==> flow/design.v <==
module ArithUnit
(input[31:0] inpa,	input[31:0] inpb, input cin, input addsub, input carryop,	output[31:0] outp, output cout, output overflow);
	wire [32:0] temp;
  assign temp = addsub ? inpa+inpb+(carryop ? cin : 0) : inpa-inpb-(carryop? (cin ? 0 : 1) : 0);
  assign cout = temp[32];
  assign outp = temp[31:0];
  assign overflow = (inpa[31]^outp[31])&(inpb[31]^outp[31]);
endmodule
module ALUopdecoder(
 input[3:0] instop,
 output reg[2:0] aluop);
	always @ (*)
		case(instop)
		0 : aluop='b011;
		1 : aluop='b111;
		2 : aluop='b000;
		4 : aluop='b001;
		5 : aluop='b101;
		6 : aluop='b100;
		10 : aluop='b000;
		12 : aluop='b010;
		13 : aluop='b001;
		default : aluop='b000;
		endcase
endmodule 
module LogicUnit
(input[31:0] inpa, input[31:0] inpb, input andor, input xorop, output[31:0] outp);
  assign outp = xorop ? inpa^inpb : andor ? inpa&inpb : inpa|inpb;
endmodule
module ALU32bit
(input[31:0] inpa,	input[31:0] inpb,	input cin, input[2:0] aluop,	output[31:0] result, output negative, output zero, output cout, output overflow);
  wire[31:0] resultl;
  wire[31:0] resulta;
  wire carrya, overflowa;
  wire carryl = cin;
  wire overflowl = 1'b0; 
  wire al = aluop[1];  
  LogicUnit logicop(inpa,	inpb,	aluop[0], aluop[2],	resultl);
  ArithUnit arithop(inpa,	inpb,	cin, aluop[0], aluop[2],	resulta, carrya, overflowa);
  assign result = al ? resultl : resulta;
  assign negative = result[31];
  assign zero = (result=='h00000000) ? 'b1 : 'b0; 
  assign cout = al ? carryl : carrya;
  assign overflow = al ? overflowl : overflowa;
endmodule
module signalcontrol(
	input[11:0] flags,
	input zero,
	output reg [2:0] total,  
	output reg [19:0] s2,
	output reg [19:0] s3,
	output reg [19:0] s4);
 always @ (*) begin
  if((flags[11]&flags[10]&flags[9])||(flags[8]^zero)) begin
   if(flags[7]) begin  
    if(~flags[4]) begin  
    s2=20'b00010110001001000100;
    s3=20'b00000000000000000000;
    s4=20'b00000000000000000000;
    total=2;
    end
   else begin  
    s2=20'b00011001001001000100;
    s3=20'b00010101000000000000;
    s4=20'b00000000000000000000;
    total=3;
   end
  end
  else if(flags[6]) begin  
   s2={10'b0001010101,(flags[5]==1 ? 2'b11 : 2'b10),(flags[3]==1 ? 4'b0100 : 4'b0010), 3'b001, (flags[0]==1 ? 1'b0 : 1'b1)};
   if(~flags[0]) begin  
    s3=20'b10000000000000000000;
    s4=20'b00000000000000000000;
    total=3;
   end
   else begin  
    s3=20'b00100000000000000000;
    s4=20'b00010000000000000000;
    total=4;
   end 
  end
  else  
   case(flags[4:1])
    10 : begin  
    s2={10'b0001010101, (flags[5]==1 ? 2'b10 : 2'b11), 8'b00101000};
    s3=20'b00000000000000000000;
    s4=20'b00000000000000000000;
    total=2;
    end
    13 : begin  
    s2={10'b0001010110, (flags[5]==1 ? 2'b10 : 2'b11), 4'b0100 ,flags[0], 3'b000};
    s3=20'b00010001000000000000;
    s4=20'b00000000000000000000;
    total=3; 
    end
    default : begin  
     s2={10'b0001010101, (flags[5]==1 ? 2'b10 : 2'b11), flags[4:0], 3'b000};
     s3=20'b00010001000000000000;
     s4=20'b00000000000000000000;
     total=3;
    end
   endcase
  end
  else begin  
   s2=20'b00010101000000000000;
   s3=20'b00000000000000000000;
   s4=20'b00000000000000000000;
   total=2;
  end
 end
endmodule 
module oneAdder(
	input clk,  
	input reset,  
	input [2:0] current, 
	output reg[2:0] regout);
	wire last;
	assign last=current==regout;
	always @ (posedge clk)
	if(reset)
		regout<='b000;
	else if(last)
		regout<='b000;
	else
		regout<=regout+'b001;	
endmodule
module signalunit
	(input clk, 
	 input reset,  
	 input[11:0] flags,  
	 input zero,
	 output Mwrite,  
	 output IRwrite, 
	 output Mread,  
	 output regwrite,  
	 output[1:0] regdst,  
	 output[1:0] regsrc,  
	 output[1:0] ALUsrcA,  
	 output[1:0] ALUsrcB,  
	 output[3:0] ALUop,  
	 output NZCVwrite,  
	 output [1:0] immsrc,  
	 output regbdst);  
  wire [19:0] s [7:0];  
  assign s[5] = 20'b0;
  assign s[6] = 20'b0;
  assign s[7] = 20'b0;
  assign s[0] = 20'b01110110000101000000;  
  assign s[1] = 20'b00000000000000100000;  
  wire [2:0] total;  
  wire [2:0] step;  
  oneAdder Step(.clk (clk), .reset (reset), .current (total), .regout (step));  
  signalcontrol bringSignal(  
	.flags (flags),
	.zero (zero),
	.total (total),
	.s2 (s[2]),  
	.s3 (s[3]),  
	.s4 (s[4]));    
  assign Mwrite=s[step][19];  
  assign IRwrite=s[step][18];  
  assign Mread=s[step][17];  
  assign regwrite=s[step][16];  
  assign regdst=s[step][15:14];  
  assign regsrc=s[step][13:12];  
  assign ALUsrcA=s[step][11:10];  
  assign ALUsrcB=s[step][9:8];  
  assign ALUop=s[step][7:4];  
  assign NZCVwrite=s[step][3];  
  assign immsrc=s[step][2:1];  
  assign regbdst=s[step][0];  
endmodule
 module signextmux(
	 input [23:0] in,
	 input [1:0] select,
	 output reg[31:0] extVal);
	integer i;
	always @ (*) begin
	case(select)
	0 : begin
		extVal[7:0]=in[7:0];
		for(i=8;i<32;i=i+1) extVal[i]=in[7];
		end
	1 : begin
		extVal[11:0]=in[11:0];
		for(i=12;i<32;i=i+1) extVal[i]='b0;
		end
	2 : begin
		extVal[1:0]=2'b00;
		extVal[25:2]=in[23:0];
		for(i=26;i<32;i=i+1) extVal[i]=in[23];
		end
	default : extVal='h00000000;
	endcase
	end
endmodule
module register_1bit(
	input regin,
	input clk,
	input write,
	input reset,
	output reg regout);
	always @ (posedge clk)
	if(reset) begin
		regout<=0;
	end
	else if(write) begin
		regout<=regin;
	end
endmodule
module register(
	input[31:0] regin,
	input clk,
	input write,
	input reset,
	output reg[31:0] regout);
	always @ (posedge clk)
	if(reset)
		regout<='h0000;
	else if(write)
		regout<=regin;
endmodule
module decoder_4to16(
	input[3:0] in,
	output reg[15:0] out);
	always @ (*)
	case(in)
	0 : out='h0001;
	1 : out='h0002;
	2 : out='h0004;
	3 : out='h0008;
	4 : out='h0010;
	5 : out='h0020;
	6 : out='h0040;
	7 : out='h0080;
	8 : out='h0100;
	9 : out='h0200;
   10 : out='h0400;
   11 : out='h0800;
   12 : out='h1000;
   13 : out='h2000;
   14 : out='h4000;
   15 : out='h8000;
    endcase
endmodule
module registerfile(
	input[3:0] reg1,
	input[3:0] reg2,
	input[3:0] regdst,
	input[31:0] regsrc,
	input clk,
	input reset,
	input we,  
	output[31:0] out1,
	output[31:0] out2,
	output[31:0] pc);
	wire[15:0] write;  
	wire[31:0] registers [15:0];  
	decoder_4to16 selecter(.in (regdst), .out (write));  
	register register0 (.regin (regsrc), .write (write[0]&we), .clk (clk), .reset (reset), .regout (registers[0]));
	register register1 (.regin (regsrc), .write (write[1]&we), .clk (clk), .reset (reset), .regout (registers[1]));
	register register2 (.regin (regsrc), .write (write[2]&we), .clk (clk), .reset (reset), .regout (registers[2]));
	register register3 (.regin (regsrc), .write (write[3]&we), .clk (clk), .reset (reset), .regout (registers[3]));
	register register4 (.regin (regsrc), .write (write[4]&we), .clk (clk), .reset (reset), .regout (registers[4]));
	register register5 (.regin (regsrc), .write (write[5]&we), .clk (clk), .reset (reset), .regout (registers[5]));
	register register6 (.regin (regsrc), .write (write[6]&we), .clk (clk), .reset (reset), .regout (registers[6]));
	register register7 (.regin (regsrc), .write (write[7]&we), .clk (clk), .reset (reset), .regout (registers[7]));
	register register8 (.regin (regsrc), .write (write[8]&we), .clk (clk), .reset (reset), .regout (registers[8]));
	register register9 (.regin (regsrc), .write (write[9]&we), .clk (clk), .reset (reset), .regout (registers[9]));
	register register10 (.regin (regsrc), .write (write[10]&we), .clk (clk), .reset (reset), .regout (registers[10]));
	register register11 (.regin (regsrc), .write (write[11]&we), .clk (clk), .reset (reset), .regout (registers[11]));
	register register12 (.regin (regsrc), .write (write[12]&we), .clk (clk), .reset (reset), .regout (registers[12]));
	register register13 (.regin (regsrc), .write (write[13]&we), .clk (clk), .reset (reset), .regout (registers[13]));
	register register14 (.regin (regsrc), .write (write[14]&we), .clk (clk), .reset (reset), .regout (registers[14]));
	register register15 (.regin (regsrc), .write (write[15]&we), .clk (clk), .reset (reset), .regout (registers[15]));
	assign out1=registers[reg1];
	assign out2=registers[reg2];
	assign pc=registers[15];
endmodule
module armreduced(
	input clk,
	input reset,
	output[31:0] pc,
	input[31:0] inst,
	input nIRQ,
	output [3:0] be,
	output[31:0] memaddr,
	output memwrite,
	output memread,
	output[31:0] writedata,
	input[31:0] readdata);
  wire IRwrite,regwrite,NZCVwrite;
  wire [1:0] regdst,regsrc,ALUsrcA,immsrc,ALUsrcB;
  wire [2:0] ALUop;
  wire [3:0] instop;
  wire regBdst;
  wire[31:0] imm;
  wire [3:0] ALUflags;
  wire [31:0] ALUresult,readA,readB;
  wire [3:0] RFdst [2:0]; 
  wire [31:0] RFsrc [3:0];
  wire [31:0] ALUnum1 [2:0];
  wire [31:0] ALUnum2 [3:0];
  wire [3:0] regBread [1:0];
  assign be = 4'b1111;
  wire[31:0] A,B,instructions,mdr,ALUout;
  reg n,v;
  wire z,c;
  register MDR(.regin (readdata), .write ('b1), .clk (clk), .reset (reset), .regout (mdr));
  register ALUoutRegister(.regin (ALUresult), .write ('b1), .clk (clk), .reset (reset), .regout (ALUout));
  register A_Register(.regin (readA), .write ('b1), .clk (clk), .reset (reset), .regout (A));
  register B_Register(.regin (readB), .write ('b1), .clk (clk), .reset (reset), .regout (B));
  register InstructionRegister(.regin (inst), .write (IRwrite), .clk (clk), .reset (reset), .regout (instructions));
  register_1bit Z(.regin (ALUflags[2]), .reset (reset), .clk (clk), .write (NZCVwrite), .regout (z));
  register_1bit C(.regin (ALUflags[1]), .reset (reset), .clk (clk), .write (NZCVwrite), .regout (c));
	assign RFdst[0]=instructions[15:12];  
	assign RFdst[1]=4'b1111;  
	assign RFdst[2]=4'b1110;  
	assign RFsrc[0]=mdr; 
	assign RFsrc[1]=ALUout;  
	assign RFsrc[2]=ALUresult;  
	assign RFsrc[3]=B;  
	assign regBread[0]=instructions[3:0];
	assign regBread[1]=instructions[15:12];
	assign ALUnum1[0]=pc;
	assign ALUnum1[1]=A;
	assign ALUnum1[2]='h00000000;
	assign ALUnum2[0]='h00000004;
	assign ALUnum2[1]='h00000008;
	assign ALUnum2[2]=imm;
	assign ALUnum2[3]=B<<instructions[11:7];
	assign writedata=B;
	assign memaddr=ALUout;
	signalunit SignalControl(
		.clk (clk),
		.reset (reset),
		.flags (instructions[31:20]),
		.zero (z),
		.Mwrite (memwrite),
		.IRwrite (IRwrite),
		.Mread (memread),
		.regwrite (regwrite),
		.regdst (regdst),
		.regsrc (regsrc),
		.ALUsrcA (ALUsrcA),
		.ALUsrcB (ALUsrcB),
		.ALUop (instop),
		.NZCVwrite (NZCVwrite),
		.immsrc (immsrc),
		.regbdst (regBdst));  
	registerfile RegisterFile(
		.reg1 (instructions[19:16]),
		.reg2 (regBread[regBdst]),
		.regdst (RFdst[regdst]),
		.regsrc (RFsrc[regsrc]),
		.clk (clk),
		.reset (reset),
		.we (regwrite),
		.out1 (readA),
		.out2 (readB),
		.pc (pc));
	signextmux Immidiate(instructions[23:0],immsrc,imm);
	ALUopdecoder ALUopDecoder(
		.instop (instop),
		.aluop (ALUop));
	ALU32bit ALU(
		.inpa (ALUnum1[ALUsrcA]),
		.inpb (ALUnum2[ALUsrcB]),
		.cin (c),
		.aluop (ALUop),
		.result (ALUresult),
		.negative (ALUflags[3]),
		.zero (ALUflags[2]),
		.cout (ALUflags[1]),
		.overflow (ALUflags[0]));
endmodule
Wiki page: armreduced / tool data

Step by step through the tools: armreduced --
Each step is given for the RTL above and for the edited RTL. Lines under "original" count in the file above, lines under "edited" in the edited file. "change" is "edited" less "original", of the values as shown. The mark n/a stands for no value.
Inputs: top armreduced, clock clk, cell library sky130hd, corner tt_025C_1v80

Diff --
The edit as a unified diff against the file above. The edited RTL no longer does the same as the RTL above: the edit was made by script, with no optimisation intended.
begin of diff
@@ -361,7 +361,5 @@
 		.pc (pc));
 	signextmux Immidiate(instructions[23:0],immsrc,imm);
-	ALUopdecoder ALUopDecoder(
-		.instop (instop),
-		.aluop (ALUop));
+	assign ALUop = 0;
 	ALU32bit ALU(
 		.inpa (ALUnum1[ALUsrcA]),
end of diff

Word-level counts --
Source: Yosys, flattened and elaborated. Widths are those after wreduce. Registers that Yosys merges into a memory's read port (data or address) are not register bits. Print and check cells do not count. Equal cells are merged and count once. Yosys's memory passes give these memory sizes; they may raise the number of words (mostly to a power of two), join words into wider ones and drop unused or constant bits.
Word-level totals:
- register bits after elaboration | original 677, edited 676, change -1
- memory bits (read-only) | original 304, edited 256, change -48
- memories | original 2, edited 1, change -1
- bits of input ports | original 67, edited 67, change 0
Operators by class:
- add/sub/neg operators | original 5, edited 2, change -3
- equality and inequality tests | original 52, edited 52, change 0
- shifts and indexed selects | original 1, edited 1, change 0
- mux-type cells | original 61, edited 54, change -7
- bitwise gates (word level) | original 24, edited 20, change -4
- reductions and logical operators | original 15, edited 14, change -1
Memories:
- words x width with read and write ports | original 16 x 16 bit 1R0W; 16 x 3 bit 1R0W, edited 16 x 16 bit 1R0W
Operators with widths:
- 1-bit 2-to-1 mux | original 9, edited 6, change -3
- 32-bit 2-to-1 mux | original 3, edited 0, change -3
- 1-bit NOT | original 2, edited 1, change -1
- 32-bit by 32-bit adder with 33-bit output | original 1, edited 0, change -1
- 33-bit by 1-bit adder with 33-bit output | original 1, edited 0, change -1
- 32-bit bitwise AND | original 1, edited 0, change -1
- 33-bit 2-to-1 mux | original 1, edited 0, change -1
- 32-bit OR | original 1, edited 0, change -1
- 2-bit AND reduction | original 1, edited 0, change -1
- 32-bit by 32-bit subtractor with 33-bit output | original 1, edited 0, change -1
- 33-bit by 1-bit subtractor with 33-bit output | original 1, edited 0, change -1
- 32-bit bitwise XOR | original 1, edited 0, change -1
- 32-bit subtractor | original 0, edited 1, change +1
- 1-bit bitwise AND | original 18, edited 18, change 0
- 4-bit == test (second input constant) | original 18, edited 18, change 0
- 1-bit parallel mux with 2-bit select | original 15, edited 15, change 0
- 4-bit by 3-bit == test with 1-bit output (second input constant) | original 8, edited 8, change 0
- 2-bit == test (second input constant) | original 7, edited 7, change 0
- 20-bit 2-to-1 mux | original 6, edited 6, change 0
- 2-bit by 1-bit == test with 1-bit output (second input constant) | original 5, edited 5, change 0
- 2-bit logical NOT | original 5, edited 5, change 0
- 17-bit 2-to-1 mux | original 5, edited 5, change 0
- 3-bit 2-to-1 mux | original 5, edited 5, change 0
- 3-bit == test (second input constant) | original 4, edited 4, change 0
- 4-bit by 2-bit == test with 1-bit output (second input constant) | original 4, edited 4, change 0
- 1-bit parallel mux with 3-bit select | original 3, edited 3, change 0
- 2-bit OR reduction | original 3, edited 3, change 0
- 3-bit by 2-bit == test with 1-bit output (second input constant) | original 2, edited 2, change 0
Not every row of either side is listed.

Logic depth --
Yosys ltp: most cells in a row. Word level: on the elaborated netlist, between registers, memories and ports. Mapped: between sequential cells and ports; inverters and the memories' decode and read muxes count.
Depth:
- word-level depth | original 16, edited 13, change -3
- ABC_AREA | original 0, edited 0
- mapped depth | original 32, edited 25, change -7

Mapped cells and area --
Yosys stat after the flow's synthesis: flattened, memories mapped to cells. It holds for the ABC_AREA given above (unset counts as 0); a run with the other value may have another netlist.
Mapped netlist:
- standard cells after synthesis | original 4881, edited 3934, change -947
- chip area (Yosys) (um^2) | original 37637.3, edited 32746.4, change -4890.9
- area of sequential cells (um^2) | original 13553.0, edited 13533.0, change -20.0
- flip-flops | original 677, edited 676, change -1
Cells by type:
- sky130_fd_sc_hd__nand2_1 | original 794, edited 317, change -477
- sky130_fd_sc_hd__a21oi_1 | original 530, edited 227, change -303
- sky130_fd_sc_hd__a211oi_1 | original 188, edited 368, change +180
- sky130_fd_sc_hd__ha_1 | original 133, edited 38, change -95
- sky130_fd_sc_hd__inv_1 | original 118, edited 25, change -93
- sky130_fd_sc_hd__nand3_1 | original 79, edited 157, change +78
- sky130_fd_sc_hd__nand3b_1 | original 72, edited 2, change -70
- sky130_fd_sc_hd__o21ai_0 | original 121, edited 189, change +68
- sky130_fd_sc_hd__buf_2 | original 83, edited 23, change -60
- sky130_fd_sc_hd__o221a_2 | original 2, edited 62, change +60
- sky130_fd_sc_hd__nor3_1 | original 97, edited 40, change -57
- sky130_fd_sc_hd__clkbuf_1 | original 280, edited 335, change +55
- sky130_fd_sc_hd__a22o_1 | original 85, edited 59, change -26
- sky130_fd_sc_hd__a21o_1 | original 29, edited 6, change -23
- sky130_fd_sc_hd__nand4_1 | original 90, edited 69, change -21
- sky130_fd_sc_hd__o211ai_1 | original 23, edited 3, change -20
- sky130_fd_sc_hd__o21ai_1 | original 33, edited 14, change -19
- sky130_fd_sc_hd__a222oi_1 | original 0, edited 19, change +19
Not every row of either side is listed. By module: a second synthesis without flattening, with its own total; a netlist apart from the flattened one above.
Second synthesis, totals:
- cell total of the unflattened synthesis | original 5062, edited 5053, change -9
- area (unflattened synthesis) (um^2) | original 45010.7, edited 44963.1, change -47.6
Rows give one instance, submodules left out.
By module, original:
- register | times used 21, cells 103, area 1163.6 um^2, seq. area 640.6 um^2
- registerfile | times used 1, cells 1255, area 8266.7 um^2, seq. area 0.0 um^2
- ArithUnit | times used 1, cells 660, area 4391.7 um^2, seq. area 0.0 um^2
- armreduced | times used 1, cells 384, area 3313.2 um^2, seq. area 0.0 um^2
- LogicUnit | times used 1, cells 270, area 1976.9 um^2, seq. area 0.0 um^2
- signalcontrol | times used 1, cells 90, area 631.9 um^2, seq. area 0.0 um^2
- signalunit | times used 1, cells 69, area 574.3 um^2, seq. area 0.0 um^2
- ALU32bit | times used 1, cells 63, area 559.3 um^2, seq. area 0.0 um^2
- signextmux | times used 1, cells 60, area 360.3 um^2, seq. area 0.0 um^2
- decoder_4to16 | times used 1, cells 20, area 226.5 um^2, seq. area 0.0 um^2
- oneAdder | times used 1, cells 12, area 137.6 um^2, seq. area 60.1 um^2
- ALUopdecoder | times used 1, cells 10, area 68.8 um^2, seq. area 0.0 um^2
- register_1bit | times used 2, cells 3, area 33.8 um^2, seq. area 20.0 um^2
By module, edited:
- register | times used 21, cells 103, area 1163.6 um^2, seq. area 640.6 um^2
- registerfile | times used 1, cells 1255, area 8266.7 um^2, seq. area 0.0 um^2
- ArithUnit | times used 1, cells 660, area 4391.7 um^2, seq. area 0.0 um^2
- armreduced | times used 1, cells 385, area 3316.9 um^2, seq. area 0.0 um^2
- LogicUnit | times used 1, cells 270, area 1994.4 um^2, seq. area 0.0 um^2
- signalcontrol | times used 1, cells 90, area 631.9 um^2, seq. area 0.0 um^2
- signalunit | times used 1, cells 69, area 574.3 um^2, seq. area 0.0 um^2
- ALU32bit | times used 1, cells 63, area 559.3 um^2, seq. area 0.0 um^2
- signextmux | times used 1, cells 60, area 360.3 um^2, seq. area 0.0 um^2
- decoder_4to16 | times used 1, cells 20, area 226.5 um^2, seq. area 0.0 um^2
- oneAdder | times used 1, cells 12, area 137.6 um^2, seq. area 60.1 um^2
- register_1bit | times used 2, cells 3, area 33.8 um^2, seq. area 20.0 um^2

Timing after synthesis --
Source: OpenSTA report_checks on the synthesized netlist (no wires, ideal clock, input and output delay 20% of the period each), path of least setup slack; recovery checks are left aside. Register names are those of the netlist, which keeps one name where synthesis merged equal registers.
Timing path after synthesis:
- path kind | original register -> register, edited register -> register
- start | original register SignalControl.Step.regout[1], edited register SignalControl.Step.regout[1]
- end | original register RegisterFile.register4.regout[22], edited register RegisterFile.register0.regout[20]
- clock period (ns) | original 12.0, edited 12.0, change 0.0
- arrival time (ns) | original 6.031, edited 5.539, change -0.492
- required time (ns) | original 11.871, edited 11.862, change -0.009
- path slack (ns) | original 5.840, edited 6.323, change +0.483
- path delay (ns) | original 6.160, edited 5.677, change -0.483
- stages | original 29, edited 22, change -7
- buffers on the path | original 4, edited 4, change 0
- synthesis period reached (ns) | original 6.16, edited 5.677, change -0.483
"path delay" is the arrival time less input delay plus setup time. "stages" counts driving pins, that of a launching flip-flop among them; a cell with two outputs on the path counts twice. "synthesis period reached" is the clock period less the worst setup slack; recovery checks do not enter. This is arithmetic on one report: input and output delays are still those of the set period (20% each). Between the ends stands the longest chain of elaborated cells between them, by number of cells; it is not shown to be the way that was timed. Of several equally long chains one is given. A line is the first line of the expression or statement that the cell stems from. Yosys adds cells for indexed reads and writes and turns some case tables into memories. At most two assigning lines are given for a register; there are more.
On the way, after synthesis, original: cell sequence sky130_fd_sc_hd__dfxtp_1 -> sky130_fd_sc_hd__inv_1 -> sky130_fd_sc_hd__ha_1 -> sky130_fd_sc_hd__nor3_1 -> sky130_fd_sc_hd__buf_2 -> sky130_fd_sc_hd__a211oi_1 -> sky130_fd_sc_hd__nand4_1 -> sky130_fd_sc_hd__ha_1 -> sky130_fd_sc_hd__o2111ai_1 -> sky130_fd_sc_hd__o211ai_1 -> sky130_fd_sc_hd__o21ai_0 -> sky130_fd_sc_hd__buf_2 -> sky130_fd_sc_hd__buf_4 -> sky130_fd_sc_hd__nor2_1 -> sky130_fd_sc_hd__fa_1 -> sky130_fd_sc_hd__fa_1 -> sky130_fd_sc_hd__nor3b_1 -> sky130_fd_sc_hd__o21ai_1 -> sky130_fd_sc_hd__o221ai_1 -> sky130_fd_sc_hd__o211a_1 -> sky130_fd_sc_hd__a31oi_2 -> sky130_fd_sc_hd__xnor2_1 -> sky130_fd_sc_hd__nor2_1 -> sky130_fd_sc_hd__a311oi_1 -> sky130_fd_sc_hd__nand2_1 -> sky130_fd_sc_hd__o211ai_1 -> sky130_fd_sc_hd__a21o_1 -> sky130_fd_sc_hd__clkbuf_1 -> sky130_fd_sc_hd__o21ai_0, cells in the longest elaborated chain 12, elaborated cells between the ends (all ways) 66
Ends and longest elaborated chain, after synthesis, original:
- from (decl) | line 116 | output reg[2:0] regout);
- from (assign) | line 121 | regout<='b000;
- from (assign) | line 125 | regout<=regout+'b001;
- 3-bit == test | line 170 | assign immsrc=s[step][2:1];
- 3-bit OR reduction
- 20-bit parallel mux with 6-bit select | line 170
- 2-bit by 1-bit == test with 1-bit output | line 179 | case(select)
- 2-bit OR reduction
- 2-bit 2-to-1 mux | line 179
- 32-bit parallel mux with 4-bit select | line 368 | .inpb (ALUnum2[ALUsrcB]),
- 32-bit by 32-bit subtractor with 33-bit output | line 4 | assign temp = addsub ? inpa+inpb+(carryop ? cin : 0) : inpa-inpb-(carryop? (cin ? 0 : 1) : 0);
- 33-bit by 1-bit subtractor with 33-bit output | line 4
- 33-bit 2-to-1 mux | line 4
- 32-bit 2-to-1 mux | line 40 | assign result = al ? resultl : resulta;
- 32-bit parallel mux with 4-bit select | line 355 | .regsrc (RFsrc[regsrc]),
- to (assign) | line 219 | regout<='h0000;
- to (assign) | line 221 | regout<=regin;
- to (decl) | line 216 | output reg[31:0] regout);
On the way, after synthesis, edited: cell sequence sky130_fd_sc_hd__dfxtp_1 -> sky130_fd_sc_hd__inv_1 -> sky130_fd_sc_hd__ha_1 -> sky130_fd_sc_hd__or3_1 -> sky130_fd_sc_hd__nand3_1 -> sky130_fd_sc_hd__clkbuf_1 -> sky130_fd_sc_hd__nor3_1 -> sky130_fd_sc_hd__ha_1 -> sky130_fd_sc_hd__clkbuf_1 -> sky130_fd_sc_hd__buf_1 -> sky130_fd_sc_hd__a22oi_1 -> sky130_fd_sc_hd__ha_1 -> sky130_fd_sc_hd__fa_1 -> sky130_fd_sc_hd__nand2b_1 -> sky130_fd_sc_hd__a211o_1 -> sky130_fd_sc_hd__a211o_1 -> sky130_fd_sc_hd__o31a_1 -> sky130_fd_sc_hd__a32oi_1 -> sky130_fd_sc_hd__xor2_1 -> sky130_fd_sc_hd__a222oi_1 -> sky130_fd_sc_hd__clkbuf_1 -> sky130_fd_sc_hd__a211oi_1, cells in the longest elaborated chain 9, elaborated cells between the ends (all ways) 51
Ends and longest elaborated chain, after synthesis, edited:
- from (decl) | line 116 | output reg[2:0] regout);
- from (assign) | line 121 | regout<='b000;
- from (assign) | line 125 | regout<=regout+'b001;
- 3-bit == test | line 170 | assign immsrc=s[step][2:1];
- 3-bit OR reduction
- 20-bit parallel mux with 6-bit select | line 170
- 2-bit by 1-bit == test with 1-bit output | line 179 | case(select)
- 2-bit OR reduction
- 2-bit 2-to-1 mux | line 179
- 32-bit parallel mux with 4-bit select | line 366 | .inpb (ALUnum2[ALUsrcB]),
- 32-bit subtractor | line 4 | assign temp = addsub ? inpa+inpb+(carryop ? cin : 0) : inpa-inpb-(carryop? (cin ? 0 : 1) : 0);
- 32-bit parallel mux with 4-bit select | line 355 | .regsrc (RFsrc[regsrc]),
- to (assign) | line 219 | regout<='h0000;
- to (assign) | line 221 | regout<=regin;
- to (decl) | line 216 | output reg[31:0] regout);

Worst path after layout --
Path of least setup slack in the final report of the runs of pair 1 (OpenROAD, finished layout, wires in). Where an end is a register, its clock arrival counts in the times.
Timing path post-layout:
- path kind | original register -> register, edited register -> register
- start | original register SignalControl.Step.regout[1], edited register SignalControl.Step.regout[1]
- end | original register RegisterFile.register3.regout[24], edited register RegisterFile.register5.regout[26]
- clock period (ns) | original 9.01, edited 9.01, change 0.00
- arrival time (ns) | original 8.46, edited 8.36, change -0.10
- required time (ns) | original 9.52, edited 9.56, change +0.04
- path slack (ns) | original 1.07, edited 1.21, change +0.14
- stages | original 24, edited 20, change -4
- buffers on the path | original 1, edited 0, change -1
Between the ends stands the longest chain of elaborated cells between them, by number of cells; it is not shown to be the way that was timed. Of several equally long chains one is given. At most two assigning lines are given for a register; there are more.
On the way, post-layout, original: cell sequence sky130_fd_sc_hd__dfxtp_1 -> sky130_fd_sc_hd__ha_1 -> sky130_fd_sc_hd__nor2b_1 -> sky130_fd_sc_hd__o211ai_2 -> sky130_fd_sc_hd__nor3_1 -> sky130_fd_sc_hd__ha_1 -> sky130_fd_sc_hd__nor2b_2 -> sky130_fd_sc_hd__a22o_1 -> sky130_fd_sc_hd__inv_1 -> sky130_fd_sc_hd__fa_1 -> sky130_fd_sc_hd__fa_1 -> sky130_fd_sc_hd__nor3b_1 -> sky130_fd_sc_hd__o21ai_1 -> sky130_fd_sc_hd__o221ai_1 -> sky130_fd_sc_hd__buf_4 -> sky130_fd_sc_hd__o211a_1 -> sky130_fd_sc_hd__a31oi_2 -> sky130_fd_sc_hd__a31oi_1 -> sky130_fd_sc_hd__xnor2_1 -> sky130_fd_sc_hd__a211oi_1 -> sky130_fd_sc_hd__a21oi_1 -> sky130_fd_sc_hd__a21oi_1 -> sky130_fd_sc_hd__or2_1 -> sky130_fd_sc_hd__o21ai_0, cells in the longest elaborated chain 12, elaborated cells between the ends (all ways) 68
Ends and longest elaborated chain, post-layout, original:
- from (decl) | line 116 | output reg[2:0] regout);
- from (assign) | line 121 | regout<='b000;
- from (assign) | line 125 | regout<=regout+'b001;
- 3-bit == test | line 170 | assign immsrc=s[step][2:1];
- 3-bit OR reduction
- 20-bit parallel mux with 6-bit select | line 170
- 2-bit by 1-bit == test with 1-bit output | line 179 | case(select)
- 2-bit OR reduction
- 2-bit 2-to-1 mux | line 179
- 32-bit parallel mux with 4-bit select | line 368 | .inpb (ALUnum2[ALUsrcB]),
- 32-bit by 32-bit subtractor with 33-bit output | line 4 | assign temp = addsub ? inpa+inpb+(carryop ? cin : 0) : inpa-inpb-(carryop? (cin ? 0 : 1) : 0);
- 33-bit by 1-bit subtractor with 33-bit output | line 4
- 33-bit 2-to-1 mux | line 4
- 32-bit 2-to-1 mux | line 40 | assign result = al ? resultl : resulta;
- 32-bit parallel mux with 4-bit select | line 355 | .regsrc (RFsrc[regsrc]),
- to (assign) | line 219 | regout<='h0000;
- to (assign) | line 221 | regout<=regin;
- to (decl) | line 216 | output reg[31:0] regout);
On the way, post-layout, edited: cell sequence sky130_fd_sc_hd__dfxtp_1 -> sky130_fd_sc_hd__ha_1 -> sky130_fd_sc_hd__nor2b_1 -> sky130_fd_sc_hd__nand3_1 -> sky130_fd_sc_hd__nor3_1 -> sky130_fd_sc_hd__ha_2 -> sky130_fd_sc_hd__nor2b_1 -> sky130_fd_sc_hd__a22oi_1 -> sky130_fd_sc_hd__ha_1 -> sky130_fd_sc_hd__fa_1 -> sky130_fd_sc_hd__nand2b_1 -> sky130_fd_sc_hd__a211o_1 -> sky130_fd_sc_hd__a211o_1 -> sky130_fd_sc_hd__a2111oi_4 -> sky130_fd_sc_hd__o221ai_1 -> sky130_fd_sc_hd__nand2_1 -> sky130_fd_sc_hd__o211ai_1 -> sky130_fd_sc_hd__o21ai_0 -> sky130_fd_sc_hd__nand2_1 -> sky130_fd_sc_hd__o21ai_0, cells in the longest elaborated chain 9, elaborated cells between the ends (all ways) 56
Ends and longest elaborated chain, post-layout, edited:
- from (decl) | line 116 | output reg[2:0] regout);
- from (assign) | line 121 | regout<='b000;
- from (assign) | line 125 | regout<=regout+'b001;
- 3-bit == test | line 170 | assign immsrc=s[step][2:1];
- 3-bit OR reduction
- 20-bit parallel mux with 6-bit select | line 170
- 2-bit by 1-bit == test with 1-bit output | line 179 | case(select)
- 2-bit OR reduction
- 2-bit 2-to-1 mux | line 179
- 32-bit parallel mux with 4-bit select | line 366 | .inpb (ALUnum2[ALUsrcB]),
- 32-bit subtractor | line 4 | assign temp = addsub ? inpa+inpb+(carryop ? cin : 0) : inpa-inpb-(carryop? (cin ? 0 : 1) : 0);
- 32-bit parallel mux with 4-bit select | line 355 | .regsrc (RFsrc[regsrc]),
- to (assign) | line 219 | regout<='h0000;
- to (assign) | line 221 | regout<=regin;
- to (decl) | line 216 | output reg[31:0] regout);

Measured runs --
Both versions went through the flow (Yosys, OpenROAD) with the same settings in each pair. Constraints: input delay and output delay 20% of the set period each, output load 0.01 pF.
Flow settings, pair 1: period_ns 9.01, CAP_MARGIN 20, CORE_MARGIN 2, CORE_UTILIZATION 40, SLEW_MARGIN 20
Final reports, pair 1:
- chip area after synthesis (Yosys) (um^2) | original 37637.3, edited 32746.4, change -4890.9
- die footprint (um^2) | original 96562.5, edited 84169.6, change -12392.9
- std-cell area (final layout) (um^2) | original 42933.7, edited 37917.6, change -5016.1
- post-layout utilization | original 0.46, edited 0.469, change +0.009
- setup slack of the worst path (ns) | original 1.066, edited 1.207, change +0.141
- setup total negative slack (ns) | original 0.000, edited 0.000, change 0.000
- total power of the final layout (µW) | original 14603, edited 14545, change -58
- reached clock period (ns) | original 7.944, edited 7.803, change -0.141
Flow settings, pair 2: ABC_AREA 1, CELL_PAD_IN_SITES_GLOBAL_PLACEMENT 0, CORE_UTILIZATION 42, CTS_CLUSTER_SIZE 92, period_ns 14.5, CAP_MARGIN 20, CORE_MARGIN 2, SLEW_MARGIN 20
Final reports, pair 2:
- chip area after synthesis (Yosys) (um^2) | original 40984.3, edited 35038.6, change -5945.7
- die footprint (um^2) | original 100096.0, edited 85752.3, change -14343.7
- std-cell area (final layout) (um^2) | original 45911.5, edited 39944.6, change -5966.9
- post-layout utilization | original 0.475, edited 0.485, change +0.010
- setup slack of the worst path (ns) | original 6.566, edited 7.168, change +0.602
- setup total negative slack (ns) | original 0.000, edited 0.000, change 0.000
- total power of the final layout (µW) | original 10731, edited 10025, change -706
- reached clock period (ns) | original 7.934, edited 7.332, change -0.602
"reached clock period" = clock period - worst setup slack. The figure is calculated, with input and output delays left at 20% of the set period. "total power of the final layout": no workload was simulated; the value follows from the tool's default switching activity.
